==> flow/design.v <==
module bufferDepth1 #(
    parameter WIDTH = 64
) (
    input clk, reset,
    input wrEnable, rdEnable,
    input [WIDTH-1:0] dataIn,
    output [WIDTH-1:0] dataOut,
    output full, empty
);
    reg [WIDTH-1:0] memory;                      
    reg fullFlag;                                
    assign full = fullFlag;
    assign empty = ~fullFlag;
    assign dataOut = memory;                     
    always @(posedge clk) begin
        if (reset) begin
            memory <= 0;
            fullFlag <= 0;
        end
        else begin
            if (wrEnable & (!fullFlag)) begin
                memory <= dataIn;
                fullFlag <= 1;
            end
            if (rdEnable & fullFlag) begin
                fullFlag <= 0;
            end
        end
    end
endmodule
module rotating_prioritizer (
    input clk, reset,
    input polarity,
    input req0, req1,
    output grant0, grant1
);
    reg grantReg0, grantReg1;
    assign grant0 = grantReg0;
    assign grant1 = grantReg1;
    reg lastGrant0, lastGrant1;
    reg reqF0, reqF1;
    reg grantF0, grantF1;
    always @(*) begin
        if (reqF0) begin
            grantF0 = 1;
            grantF1 = 0;
        end
        else begin
            grantF0 = 0;
            grantF1 = reqF1;
        end
    end
    always @(*) begin
        if (polarity) begin
            if (lastGrant1) begin
                {reqF0, reqF1} = {req0, req1};
                {grantReg0, grantReg1} = {grantF0, grantF1};              
            end
            else begin
                {reqF0, reqF1} = {req1, req0};
                {grantReg0, grantReg1} = {grantF1, grantF0};
            end
        end
        else begin  
            if (lastGrant0) begin
                {reqF0, reqF1} = {req0, req1};
                {grantReg0, grantReg1} = {grantF0, grantF1};              
            end
            else begin
                {reqF0, reqF1} = {req1, req0};
                {grantReg0, grantReg1} = {grantF1, grantF0};
            end
        end
    end
    always @(posedge clk) begin
        if (reset) begin
            lastGrant0 <= 1;  
            lastGrant1 <= 1;
        end
        else begin
            if (polarity) begin
                if (~req0 || ~req1) begin  
                    lastGrant1 <= 1;
                end
                else begin
                    if (grantReg0) begin
                        lastGrant1 <= 0;
                    end
                    if (grantReg1) begin
                        lastGrant1 <= 1;
                    end
                end
            end
            else begin  
                if (~req0 || ~req1) begin  
                    lastGrant0 <= 1;
                end
                else begin
                    if (grantReg0) begin
                        lastGrant0 <= 0;
                    end
                    if (grantReg1) begin
                        lastGrant0 <= 1;
                    end
                end
            end
        end
    end
endmodule
module cardinal_router 
#(
    parameter PACKET_SIZE = 64
)
(
    input clk, reset,                     
    output polarity,
    input cwsi,                          
    output cwri,                         
    input [PACKET_SIZE - 1:0] cwdi,      
    input ccwsi,                         
    output ccwri,                        
    input [PACKET_SIZE - 1:0] ccwdi,     
    input pesi,                          
    output peri,                         
    input [PACKET_SIZE - 1:0] pedi,      
    output cwso,                         
    input cwro,                          
    output [PACKET_SIZE - 1:0] cwdo,     
    output ccwso,                        
    input ccwro,                         
    output [PACKET_SIZE - 1:0] ccwdo,    
    output peso,                         
    input pero,                          
    output [PACKET_SIZE - 1:0] pedo      
);
    wire fullCwi0, fullCwi1, fullCcwi0, fullCcwi1, fullPei0, fullPei1;
    wire emptyCwi0, emptyCwi1, emptyCcwi0, emptyCcwi1, emptyPei0, emptyPei1;
    reg rdEnableCwi0, rdEnableCwi1, rdEnableCcwi0, rdEnableCcwi1, rdEnablePei0, rdEnablePei1;
    reg wrEnableCwi0, wrEnableCwi1, wrEnableCcwi0, wrEnableCcwi1, wrEnablePei0, wrEnablePei1;
    wire [PACKET_SIZE - 1:0] dataCwi0, dataCwi1, dataCcwi0, dataCcwi1, dataPei0, dataPei1;
    bufferDepth1 bufCwi0
    (
        .clk(clk),
        .reset(reset),
        .full(fullCwi0),
        .empty(emptyCwi0),
        .rdEnable(rdEnableCwi0),
        .wrEnable(wrEnableCwi0),
        .dataIn(cwdi),
        .dataOut(dataCwi0)
    );
    bufferDepth1 bufCwi1
    (
        .clk(clk),
        .reset(reset),
        .full(fullCwi1),
        .empty(emptyCwi1),
        .rdEnable(rdEnableCwi1),
        .wrEnable(wrEnableCwi1),
        .dataIn(cwdi),
        .dataOut(dataCwi1)
    );
    bufferDepth1 bufCcwi0
    (
        .clk(clk),
        .reset(reset),
        .full(fullCcwi0),
        .empty(emptyCcwi0),
        .rdEnable(rdEnableCcwi0),
        .wrEnable(wrEnableCcwi0),
        .dataIn(ccwdi),
        .dataOut(dataCcwi0)
    );
    bufferDepth1 bufCcwi1
    (
        .clk(clk),
        .reset(reset),
        .full(fullCcwi1),
        .empty(emptyCcwi1),
        .rdEnable(rdEnableCcwi1),
        .wrEnable(wrEnableCcwi1),
        .dataIn(ccwdi),
        .dataOut(dataCcwi1)
    );
    bufferDepth1 bufPei0
    (
        .clk(clk),
        .reset(reset),
        .full(fullPei0),
        .empty(emptyPei0),
        .rdEnable(rdEnablePei0),
        .wrEnable(wrEnablePei0),
        .dataIn(pedi),
        .dataOut(dataPei0)
    );   
    bufferDepth1 bufPei1
    (
        .clk(clk),
        .reset(reset),
        .full(fullPei1),
        .empty(emptyPei1),
        .rdEnable(rdEnablePei1),
        .wrEnable(wrEnablePei1),
        .dataIn(pedi),
        .dataOut(dataPei1)
    ); 
    wire fullCwo0, fullCwo1, fullCcwo0, fullCcwo1, fullPeo0, fullPeo1;
    wire emptyCwo0, emptyCwo1, emptyCcwo0, emptyCcwo1, emptyPeo0, emptyPeo1;
    wire rdEnableCwo0, rdEnableCwo1, rdEnableCcwo0, rdEnableCcwo1, rdEnablePeo0, rdEnablePeo1;
    reg wrEnableCwo0, wrEnableCwo1, wrEnableCcwo0, wrEnableCcwo1, wrEnablePeo0, wrEnablePeo1;
    reg [PACKET_SIZE - 1:0] dataInCwo0, dataInCwo1, dataInCcwo0, dataInCcwo1, dataInPeo0, dataInPeo1;
    wire [PACKET_SIZE - 1:0] dataOutCwo0, dataOutCwo1, dataOutCcwo0, dataOutCcwo1, dataOutPeo0, dataOutPeo1;
    bufferDepth1 bufCwo0
    (
        .clk(clk),
        .reset(reset),
        .full(fullCwo0),
        .empty(emptyCwo0),
        .rdEnable(rdEnableCwo0),
        .wrEnable(wrEnableCwo0),
        .dataIn(dataInCwo0),
        .dataOut(dataOutCwo0)
    );
    bufferDepth1 bufCwo1
    (
        .clk(clk),
        .reset(reset),
        .full(fullCwo1),
        .empty(emptyCwo1),
        .rdEnable(rdEnableCwo1),
        .wrEnable(wrEnableCwo1),
        .dataIn(dataInCwo1),
        .dataOut(dataOutCwo1)
    );
    bufferDepth1 bufCcwo0
    (
        .clk(clk),
        .reset(reset),
        .full(fullCcwo0),
        .empty(emptyCcwo0),
        .rdEnable(rdEnableCcwo0),
        .wrEnable(wrEnableCcwo0),
        .dataIn(dataInCcwo0),
        .dataOut(dataOutCcwo0)
    );
    bufferDepth1 bufCcwo1
    (
        .clk(clk),
        .reset(reset),
        .full(fullCcwo1),
        .empty(emptyCcwo1),
        .rdEnable(rdEnableCcwo1),
        .wrEnable(wrEnableCcwo1),
        .dataIn(dataInCcwo1),
        .dataOut(dataOutCcwo1)
    );
    bufferDepth1 bufPeo0
    (
        .clk(clk),
        .reset(reset),
        .full(fullPeo0),
        .empty(emptyPeo0),
        .rdEnable(rdEnablePeo0),
        .wrEnable(wrEnablePeo0),
        .dataIn(dataInPeo0),
        .dataOut(dataOutPeo0)
    );   
    bufferDepth1 bufPeo1
    (
        .clk(clk),
        .reset(reset),
        .full(fullPeo1),
        .empty(emptyPeo1),
        .rdEnable(rdEnablePeo1),
        .wrEnable(wrEnablePeo1),
        .dataIn(dataInPeo1),
        .dataOut(dataOutPeo1)
    );  
    reg reqCwiCwo, reqCwiPeo;
    reg reqCcwiCcwo, reqCcwiPeo;
    reg reqPeiCwo, reqPeiCcwo;
    wire grantCwiCwo, grantCwiPeo; 
    wire grantCcwiCcwo, grantCcwiPeo;
    wire grantPeiCwo, grantPeiCcwo;
    rotating_prioritizer arbiterCwo
    (
        .clk(clk),
        .reset(reset),
        .polarity(polarity),
        .req0(reqCwiCwo),
        .req1(reqPeiCwo),
        .grant0(grantCwiCwo),
        .grant1(grantPeiCwo)
    );
    rotating_prioritizer arbiterCcwo
    (
        .clk(clk),
        .reset(reset),
        .polarity(polarity),
        .req0(reqCcwiCcwo),
        .req1(reqPeiCcwo),
        .grant0(grantCcwiCcwo),
        .grant1(grantPeiCcwo)
    );
    rotating_prioritizer arbiterPeo
    (
        .clk(clk),
        .reset(reset),
        .polarity(polarity),
        .req0(reqCwiPeo),
        .req1(reqCcwiPeo),
        .grant0(grantCwiPeo),
        .grant1(grantCcwiPeo)
    );
    reg cwriReg, ccwriReg, periReg;
    reg cwsoReg, ccwsoReg, pesoReg;
    reg polarityReg;
    assign cwri     = cwriReg;
    assign ccwri    = ccwriReg;
    assign peri     = periReg;
    assign cwso     = cwsoReg;
    assign ccwso    = ccwsoReg;
    assign peso     = pesoReg;
    assign cwdo = (polarityReg == 0)   ? dataOutCwo1   : dataOutCwo0;
    assign ccwdo = (polarityReg == 0)  ? dataOutCcwo1  : dataOutCcwo0;  
    assign pedo = (polarityReg == 0)   ? dataOutPeo1   : dataOutPeo0; 
    assign rdEnableCwo0     = (polarityReg == 1)   ? (cwsoReg & cwro)      : 0;
    assign rdEnableCwo1     = (polarityReg == 0)   ? (cwsoReg & cwro)      : 0;
    assign rdEnableCcwo0    = (polarityReg == 1)   ? (ccwsoReg & ccwro)    : 0;  
    assign rdEnableCcwo1    = (polarityReg == 0)   ? (ccwsoReg & ccwro)    : 0;  
    assign rdEnablePeo0     = (polarityReg == 1)   ? (pesoReg & pero)      : 0;
    assign rdEnablePeo1     = (polarityReg == 0)   ? (pesoReg & pero)      : 0;  
    assign polarity = polarityReg;
    always @(posedge clk) begin
        if (reset) begin
            polarityReg <= 0;
        end
        else begin
            polarityReg <= ~polarityReg;
        end
    end
    always @(*) begin
        if(polarityReg == 0) begin
            if(emptyCwi1) begin 
                cwriReg = 1;
            end
            else begin 
                cwriReg = 0;
            end
            if(emptyCcwi1) begin 
                ccwriReg = 1;
            end
            else begin 
                ccwriReg = 0;
            end
            if(emptyPei1) begin 
                periReg = 1; 
            end
            else begin 
                periReg = 0;
            end
        end
        else begin  
            if(emptyCwi0) begin 
                cwriReg = 1;
            end
            else begin 
                cwriReg = 0;
            end
            if(emptyCcwi0) begin 
                ccwriReg = 1;
            end
            else begin 
                ccwriReg = 0;
            end
            if(emptyPei0) begin 
                periReg = 1;
            end
            else begin 
                periReg = 0;
            end
        end
    end
    always @(*) begin
        if(polarityReg == 0) begin
            wrEnableCwi0 = 0;
            wrEnableCcwi0 = 0;
            wrEnablePei0 = 0;
            if(cwsi && cwriReg) begin 
                wrEnableCwi1 = 1;
            end
            else begin 
                wrEnableCwi1 = 0;
            end
            if(ccwsi && ccwriReg) begin
                wrEnableCcwi1 = 1;
            end
            else begin 
                wrEnableCcwi1 = 0; 
            end
            if(pesi && periReg) begin 
                wrEnablePei1 = 1;
            end
            else begin 
                wrEnablePei1 = 0;   
            end
        end
        else begin
            wrEnableCwi1 = 0;
            wrEnableCcwi1 = 0;
            wrEnablePei1 = 0;
            if(cwsi && cwriReg) begin 
                wrEnableCwi0 = 1;
            end
            else begin 
                wrEnableCwi0 = 0;
            end
            if(ccwsi && ccwriReg) begin 
                wrEnableCcwi0 = 1;
            end
            else begin 
                wrEnableCcwi0 = 0; 
            end
            if(pesi && periReg) begin 
                wrEnablePei0 = 1;
            end
            else begin 
                wrEnablePei0 = 0; 
            end
        end 
    end
    always @(*) begin
        reqCwiCwo = 0;
        reqCwiPeo = 0;
        reqCcwiCcwo = 0;
        reqCcwiPeo = 0;
        reqPeiCwo = 0;
        reqPeiCcwo = 0;
        if(polarityReg == 0) begin  
            if(fullCwi0 && (dataCwi0[48] == 1) && emptyCwo0) begin 
                reqCwiCwo = 1;
            end
            if(fullCwi0 && (dataCwi0[48] == 0) && emptyPeo0) begin 
                reqCwiPeo = 1;
            end
            if(fullCcwi0 && (dataCcwi0[48] == 1) && emptyCcwo0) begin 
                reqCcwiCcwo = 1;
            end
            if(fullCcwi0 && (dataCcwi0[48] == 0) && emptyPeo0) begin 
                reqCcwiPeo = 1;
            end
            if(fullPei0 && (dataPei0[62] == 0) && emptyCwo0) begin 
                reqPeiCwo = 1;
            end
            if(fullPei0 && (dataPei0[62] == 1) && emptyCcwo0) begin 
                reqPeiCcwo = 1;
            end
        end
        else begin  
            if(fullCwi1 && (dataCwi1[48] == 1) && emptyCwo1) begin 
                reqCwiCwo = 1;
            end
            if(fullCwi1 && (dataCwi1[48] == 0) && emptyPeo1) begin 
                reqCwiPeo = 1;
            end
            if(fullCcwi1 && (dataCcwi1[48] == 1) && emptyCcwo1) begin 
                reqCcwiCcwo = 1;
            end
            if(fullCcwi1 && (dataCcwi1[48] == 0) && emptyPeo1) begin 
                reqCcwiPeo = 1;
            end
            if(fullPei1 && (dataPei1[62] == 0) && emptyCwo1) begin 
                reqPeiCwo = 1;
            end
            if(fullPei1 && (dataPei1[62] == 1) && emptyCcwo1) begin 
                reqPeiCcwo = 1;
            end
        end
    end
    always @(*) begin
        rdEnableCwi0 = 0;
        rdEnableCwi1 = 0;
        rdEnableCcwi0 = 0;
        rdEnableCcwi1 = 0;
        rdEnablePei0 = 0;
        rdEnablePei1 = 0;
        wrEnableCwo0 = 0;
        wrEnableCwo1 = 0;
        wrEnableCcwo0 = 0;
        wrEnableCcwo1 = 0;
        wrEnablePeo0 = 0;
        wrEnablePeo1 = 0;
        dataInCwo0 = 64'bx;
        dataInCwo1 = 64'bx;
        dataInCcwo0 = 64'bx;
        dataInCcwo1 = 64'bx;
        dataInPeo0 = 64'bx;
        dataInPeo1 = 64'bx;
        if(polarityReg == 0)  
        begin
            if(grantCwiCwo) begin                            
                rdEnableCwi0 = 1;
                wrEnableCwo0 = 1;
                dataInCwo0 = dataCwi0;                       
                dataInCwo0[55-:8] = dataCwi0[55-:8] >> 1;    
            end
            if(grantCwiPeo) begin
                rdEnableCwi0 = 1;
                wrEnablePeo0 = 1;
                dataInPeo0 = dataCwi0;
                dataInPeo0[55-:8] = dataCwi0[55-:8] >> 1;
            end
            if(grantCcwiCcwo) begin
                rdEnableCcwi0 = 1;
                wrEnableCcwo0 = 1;
                dataInCcwo0 = dataCcwi0;
                dataInCcwo0[55-:8] = dataCcwi0[55-:8] >> 1;
            end
            if(grantCcwiPeo) begin
                rdEnableCcwi0 = 1;
                wrEnablePeo0 = 1;
                dataInPeo0 = dataCcwi0;
                dataInPeo0[55-:8] = dataCcwi0[55-:8] >> 1;
            end
            if(grantPeiCwo) begin
                rdEnablePei0 = 1;
                wrEnableCwo0 = 1;
                dataInCwo0 = dataPei0;
                dataInCwo0[55-:8] = dataPei0[55-:8] >> 1;
            end
            if(grantPeiCcwo) begin
                rdEnablePei0 = 1;
                wrEnableCcwo0 = 1;
                dataInCcwo0 = dataPei0;
                dataInCcwo0[55-:8] = dataPei0[55-:8] >> 1;
            end
        end
        else  
        begin
            if(grantCwiCwo) begin
                rdEnableCwi1 = 1;
                wrEnableCwo1 = 1;
                dataInCwo1 = dataCwi1;
                dataInCwo1[55-:8] = dataCwi1[55-:8] >> 1;
            end
            if(grantCwiPeo) begin
                rdEnableCwi1 = 1;
                wrEnablePeo1 = 1;
                dataInPeo1 = dataCwi1;
                dataInPeo1[55-:8] = dataCwi1[55-:8] >> 1;
            end
            if(grantCcwiCcwo) begin
                rdEnableCcwi1 = 1;
                wrEnableCcwo1 = 1;
                dataInCcwo1 = dataCcwi1;
                dataInCcwo1[55-:8] = dataCcwi1[55-:8] >> 1;
            end
            if(grantCcwiPeo) begin
                rdEnableCcwi1 = 1;
                wrEnablePeo1 = 1;
                dataInPeo1 = dataCcwi1;
                dataInPeo1[55-:8] = dataCcwi1[55-:8] >> 1;
            end
            if(grantPeiCwo) begin
                rdEnablePei1 = 1;
                wrEnableCwo1 = 1;
                dataInCwo1 = dataPei1;
                dataInCwo1[55-:8] = dataPei1[55-:8] >> 1;
            end
            if(grantPeiCcwo) begin
                rdEnablePei1 = 1;
                wrEnableCcwo1 = 1;
                dataInCcwo1 = dataPei1;
                dataInCcwo1[55-:8] = dataPei1[55-:8] >> 1;
            end
        end
    end
    always @(*) begin
        cwsoReg     = (polarityReg == 0) ? (fullCwo1 & cwro)   : (fullCwo0 & cwro);
        ccwsoReg    = (polarityReg == 0) ? (fullCcwo1 & ccwro) : (fullCcwo0 & ccwro);  
        pesoReg     = (polarityReg == 0) ? (fullPeo1 & pero)   : (fullPeo0 & pero);    
    end 
endmodule 
# From RTL to reports: cardinal_router
# Tool output for the design above, in the order of the flow.
# Line numbers count from 1 in the design file above.
# Library cell names are shortened.
# The mark - stands for no value.
# inputs
top,cardinal_router
clk_port,clk
cell_library,sky130hd
pvt_corner,tt_025C_1v80

# Word-level counts
# Counts by Yosys on the flattened word-level netlist (proc, flatten, opt, wreduce; memories kept). Register bits leave out memories and registers merged into their read ports (data or address). Print and check cells are left out. Cells with the same type and inputs are merged into one.
# op_classes
n_mux,151
n_logic,52
reduce_logical,63
# ops
cell,n
48-bit two-way mux,12
64-bit two-way mux,9
8-bit two-way mux,24
1-bit two-way mux,94
1-bit AND,33
1-bit logical AND,27
2-bit OR reduction,12
2-bit two-way mux,12
1-bit inverter,19
1-bit logical NOT,12
2-bit AND reduction,6
3-bit nonzero test,3
1-bit logical OR,3
# word_totals
ff_bits,787
input_bits,200
elab_cells,297

# Logic depth
# Yosys ltp: most cells in a row. Word level: on the elaborated netlist, between registers, memories and ports. Mapped: between sequential cells and ports; inverters and the memories' decode and read muxes count.
# logic_depth
ltp_word,15
abc_area,0
depth_mapped,11
ltp_nobuf,6

# Mapped cells and area
# The flow's flattened synthesis, as Yosys stat reports it; memories are mapped. The netlist is that of the ABC_AREA named above (0 if unset); the other value can give another one.
# Totals and module areas in this step are rounded.
# by_type
type,n,type_area_um2
dfxtp_1,779,1.56E+04
mux2i_1,321,3.21E+03
nand2_1,786,2950.33
a211oi_1,317,2.38E+03
mux2_2,192,2.16E+03
a21oi_1,394,1.97E+03
nor2_1,342,1.28E+03
clkbuf_1,221,829.546
and2_1,64,400.384
a221o_2,31,349.085
a221o_1,32,320.307
buf_2,57,285.274
buf_4,17,127.622
buf_6,6,67.565
o21ai_0,12,60.058
or2_2,6,37.536
a32oi_1,4,35.034
buf_1,9,33.782
# Other cell types: 37; their cells: 65.
# mapped
cell_count,3655
yosys_area_um2,33000
seqArea_um2,16000
flip_flops,779
buf_cells,313
# By module: a second synthesis without flattening, with its own total; a netlist apart from the flattened one above.
# unflattened
hier_cells,4286
hier_area_um2,45000
# Rows give one instance, submodules left out.
# modules
mod,instances,cells,area_um2,seq_area_um2
bufferDepth1,12,296,3100,1300
cardinal_router,1,698,7800,20
rotating_prioritizer,3,12,110,40

# Timing after synthesis
# OpenSTA on the mapped netlist: ideal clock, no wires. The path of least setup slack (recovery checks aside). Input and output delay are each 20% of the period. Register names are those of the netlist, which keeps one name where synthesis merged equal registers.
# synth_timing
kind,register to output
from,register polarityReg
to,output port ccwdo[10]
tclk_ps,4000
out_delay_ps,800
t_first_pin_ps,0
t_arrival_ps,2173
t_required_ps,3200
path_slack_ps,1027
delay_ps,2173
path_stages,7
synth_period_reached_ps,2973
# "delay_ps" = arrival - input delay + setup time.
# A path that ends at an output port has no setup time.
# "path_stages" counts driving pins, that of a launching flip-flop among them; a cell with two outputs on the path counts twice.
# "synth_period_reached_ps" is the clock period less the worst setup slack; recovery checks do not enter. This is arithmetic on one report: input and output delays are still those of the set period (20% each).
# The rows between start and end are the longest chain of elaborated cells between them; the timing report does not say that the signal goes this way. Where chains are equally long, one stands for them.
# Each line given opens the expression or statement behind the cell; cells for indexed reads and writes are added by Yosys, which also makes memories of some case tables.
# synth_between
path_cell_list,dfxtp_1 buf_2 buf_2 clkbuf_1 clkbuf_1 clkbuf_1 mux2_2
elab_chain_len,1
# synth_rtl
element,line,text
from (decl),317,reg polarityReg;
from (assign),336,polarityReg <= 0;
from (assign),339,polarityReg <= ~polarityReg;
64-bit two-way mux,325,assign ccwdo = (polarityReg == 0)  ? dataOutCcwo1  : dataOutCcwo0;
to (decl),131,"output [PACKET_SIZE - 1:0] ccwdo,"

# Worst path after layout
# From the final timing report of run 1: the path of least setup slack in the routed layout; clock arrival at registers is part of the times.
# The report prints the path's times to 10 ps; the period is as set.
# layout_timing
kind,register to output
from,register polarityReg
to,output port ccwdo[1]
tclk_ps,3590
out_delay_ps,720
t_first_pin_ps,620
t_arrival_ps,2680
t_required_ps,2870
path_slack_ps,190
path_stages,4
# The rows between start and end are the longest chain of elaborated cells between them; the timing report does not say that the signal goes this way. Where chains are equally long, one stands for them.
# layout_between
path_cell_list,dfxtp_4 buf_4 mux2_2 clkdlybuf4s50_1
elab_chain_len,1
# layout_rtl
element,line,text
from (decl),317,reg polarityReg;
from (assign),336,polarityReg <= 0;
from (assign),339,polarityReg <= ~polarityReg;
64-bit two-way mux,325,assign ccwdo = (polarityReg == 0)  ? dataOutCcwo1  : dataOutCcwo0;
to (decl),131,"output [PACKET_SIZE - 1:0] ccwdo,"

# Flow runs of cardinal_router

Stored flow runs of cardinal_router (3 of them; Yosys, OpenROAD, sky130hd). They differ in their settings and are not a sequence. Constraints: input delay and output delay 20% of the set period each, output load 0.01 pF.
"timing.achieved_period_ps" is the run's clock period less its worst setup slack. It is reckoned from that one timing run; input and output delays stay at 20% of the period that was set.
"critical_path_time_ps" is the time allowed to the run's worst setup path (the clock period less input and output delay, where it has them) less its slack. Clock arrival times count: a late capture clock shortens it, a late launch clock lengthens it.
"critical_path_time_ps" is given in steps of 10 ps.
Values from the reports are rounded here.

Run 1, flow files:
==> flow/run.sh <==
#!/bin/bash
# the make line also repeats the synthesis and layout settings of config.mk as NAME=value (left out here)
make -C /OpenROAD-flow-scripts/flow DESIGN_CONFIG=/design/flow/config.mk WORK_HOME=/design/flow/orfs CLKGATE_MAP_FILE= finish
==> flow/config.mk <==
export PLATFORM = sky130hd
export DESIGN_NAME = cardinal_router
export DESIGN_NICKNAME = cardinal_router
export VERILOG_FILES = /design/flow/design.v
export SDC_FILE = /design/flow/constraint.sdc
export NUM_CORES = 4
export LEC_CHECK = 0
export CAP_MARGIN = 20
export CORE_MARGIN = 2
export CORE_UTILIZATION = 43
export SLEW_MARGIN = 20
==> flow/constraint.sdc <==
create_clock -name core_clock -period 3.59 [get_ports {clk}]
set_input_delay 0.7180 -clock core_clock [delete_from_list [all_inputs] [get_ports {clk}]]
set_output_delay 0.7180 -clock core_clock [all_outputs]
set_load 0.01 [all_outputs]

==> results of run 1, as CSV <==
result,value
worst_hold_slack_ps,460
die_footprint_um2,78000
layout_utilization_pct,53
synthesis_area_um2,33000
ws_setup_ps,190
critical_path_time_ps,2680
worst_path_kind,"register to output"
timing.achieved_period_ps,3395

Run 2, flow files:
==> flow/run.sh <==
#!/bin/bash
# the make line also repeats the synthesis and layout settings of config.mk as NAME=value (left out here)
make -C /OpenROAD-flow-scripts/flow DESIGN_CONFIG=/design/flow/config.mk WORK_HOME=/design/flow/orfs CLKGATE_MAP_FILE= finish
==> flow/config.mk <==
export PLATFORM = sky130hd
export DESIGN_NAME = cardinal_router
export DESIGN_NICKNAME = cardinal_router
export VERILOG_FILES = /design/flow/design.v
export SDC_FILE = /design/flow/constraint.sdc
export NUM_CORES = 4
export LEC_CHECK = 0
export CAP_MARGIN = 20
export CELL_PAD_IN_SITES_DETAIL_PLACEMENT = 1
export CORE_MARGIN = 2
export CORE_UTILIZATION = 62
export CTS_CLUSTER_DIAMETER = 244
export GPL_ROUTABILITY_DRIVEN = 1
export PLACE_DENSITY = 0.6
export SLEW_MARGIN = 20
==> flow/constraint.sdc <==
create_clock -name core_clock -period 4.66 [get_ports {clk}]
set_input_delay 0.9320 -clock core_clock [delete_from_list [all_inputs] [get_ports {clk}]]
set_output_delay 0.9320 -clock core_clock [all_outputs]
set_load 0.01 [all_outputs]

Run 2: no results, clock tree synthesis failed with DPL-0033

Run 3, flow files:
==> flow/run.sh <==
#!/bin/bash
# the make line also repeats the synthesis and layout settings of config.mk as NAME=value (left out here)
make -C /OpenROAD-flow-scripts/flow DESIGN_CONFIG=/design/flow/config.mk WORK_HOME=/design/flow/orfs CLKGATE_MAP_FILE= finish
==> flow/config.mk <==
export PLATFORM = sky130hd
export DESIGN_NAME = cardinal_router
export DESIGN_NICKNAME = cardinal_router
export VERILOG_FILES = /design/flow/design.v
export SDC_FILE = /design/flow/constraint.sdc
export NUM_CORES = 4
export LEC_CHECK = 0
export CAP_MARGIN = 20
export CELL_PAD_IN_SITES_GLOBAL_PLACEMENT = 2
export CORE_MARGIN = 2
export CORE_UTILIZATION = 40
export GPL_TIMING_DRIVEN = 1
export HOLD_SLACK_MARGIN = 0.07
export SLEW_MARGIN = 20
export TNS_END_PERCENT = 25
==> flow/constraint.sdc <==
create_clock -name core_clock -period 4.0 [get_ports {clk}]
set_input_delay 0.8000 -clock core_clock [delete_from_list [all_inputs] [get_ports {clk}]]
set_output_delay 0.8000 -clock core_clock [all_outputs]
set_load 0.01 [all_outputs]

==> results of run 3, as CSV <==
result,value
worst_hold_slack_ps,460
die_footprint_um2,84000
layout_utilization_pct,50
synthesis_area_um2,33000
ws_setup_ps,250
critical_path_time_ps,2950
worst_path_kind,"register to output"
timing.achieved_period_ps,3747
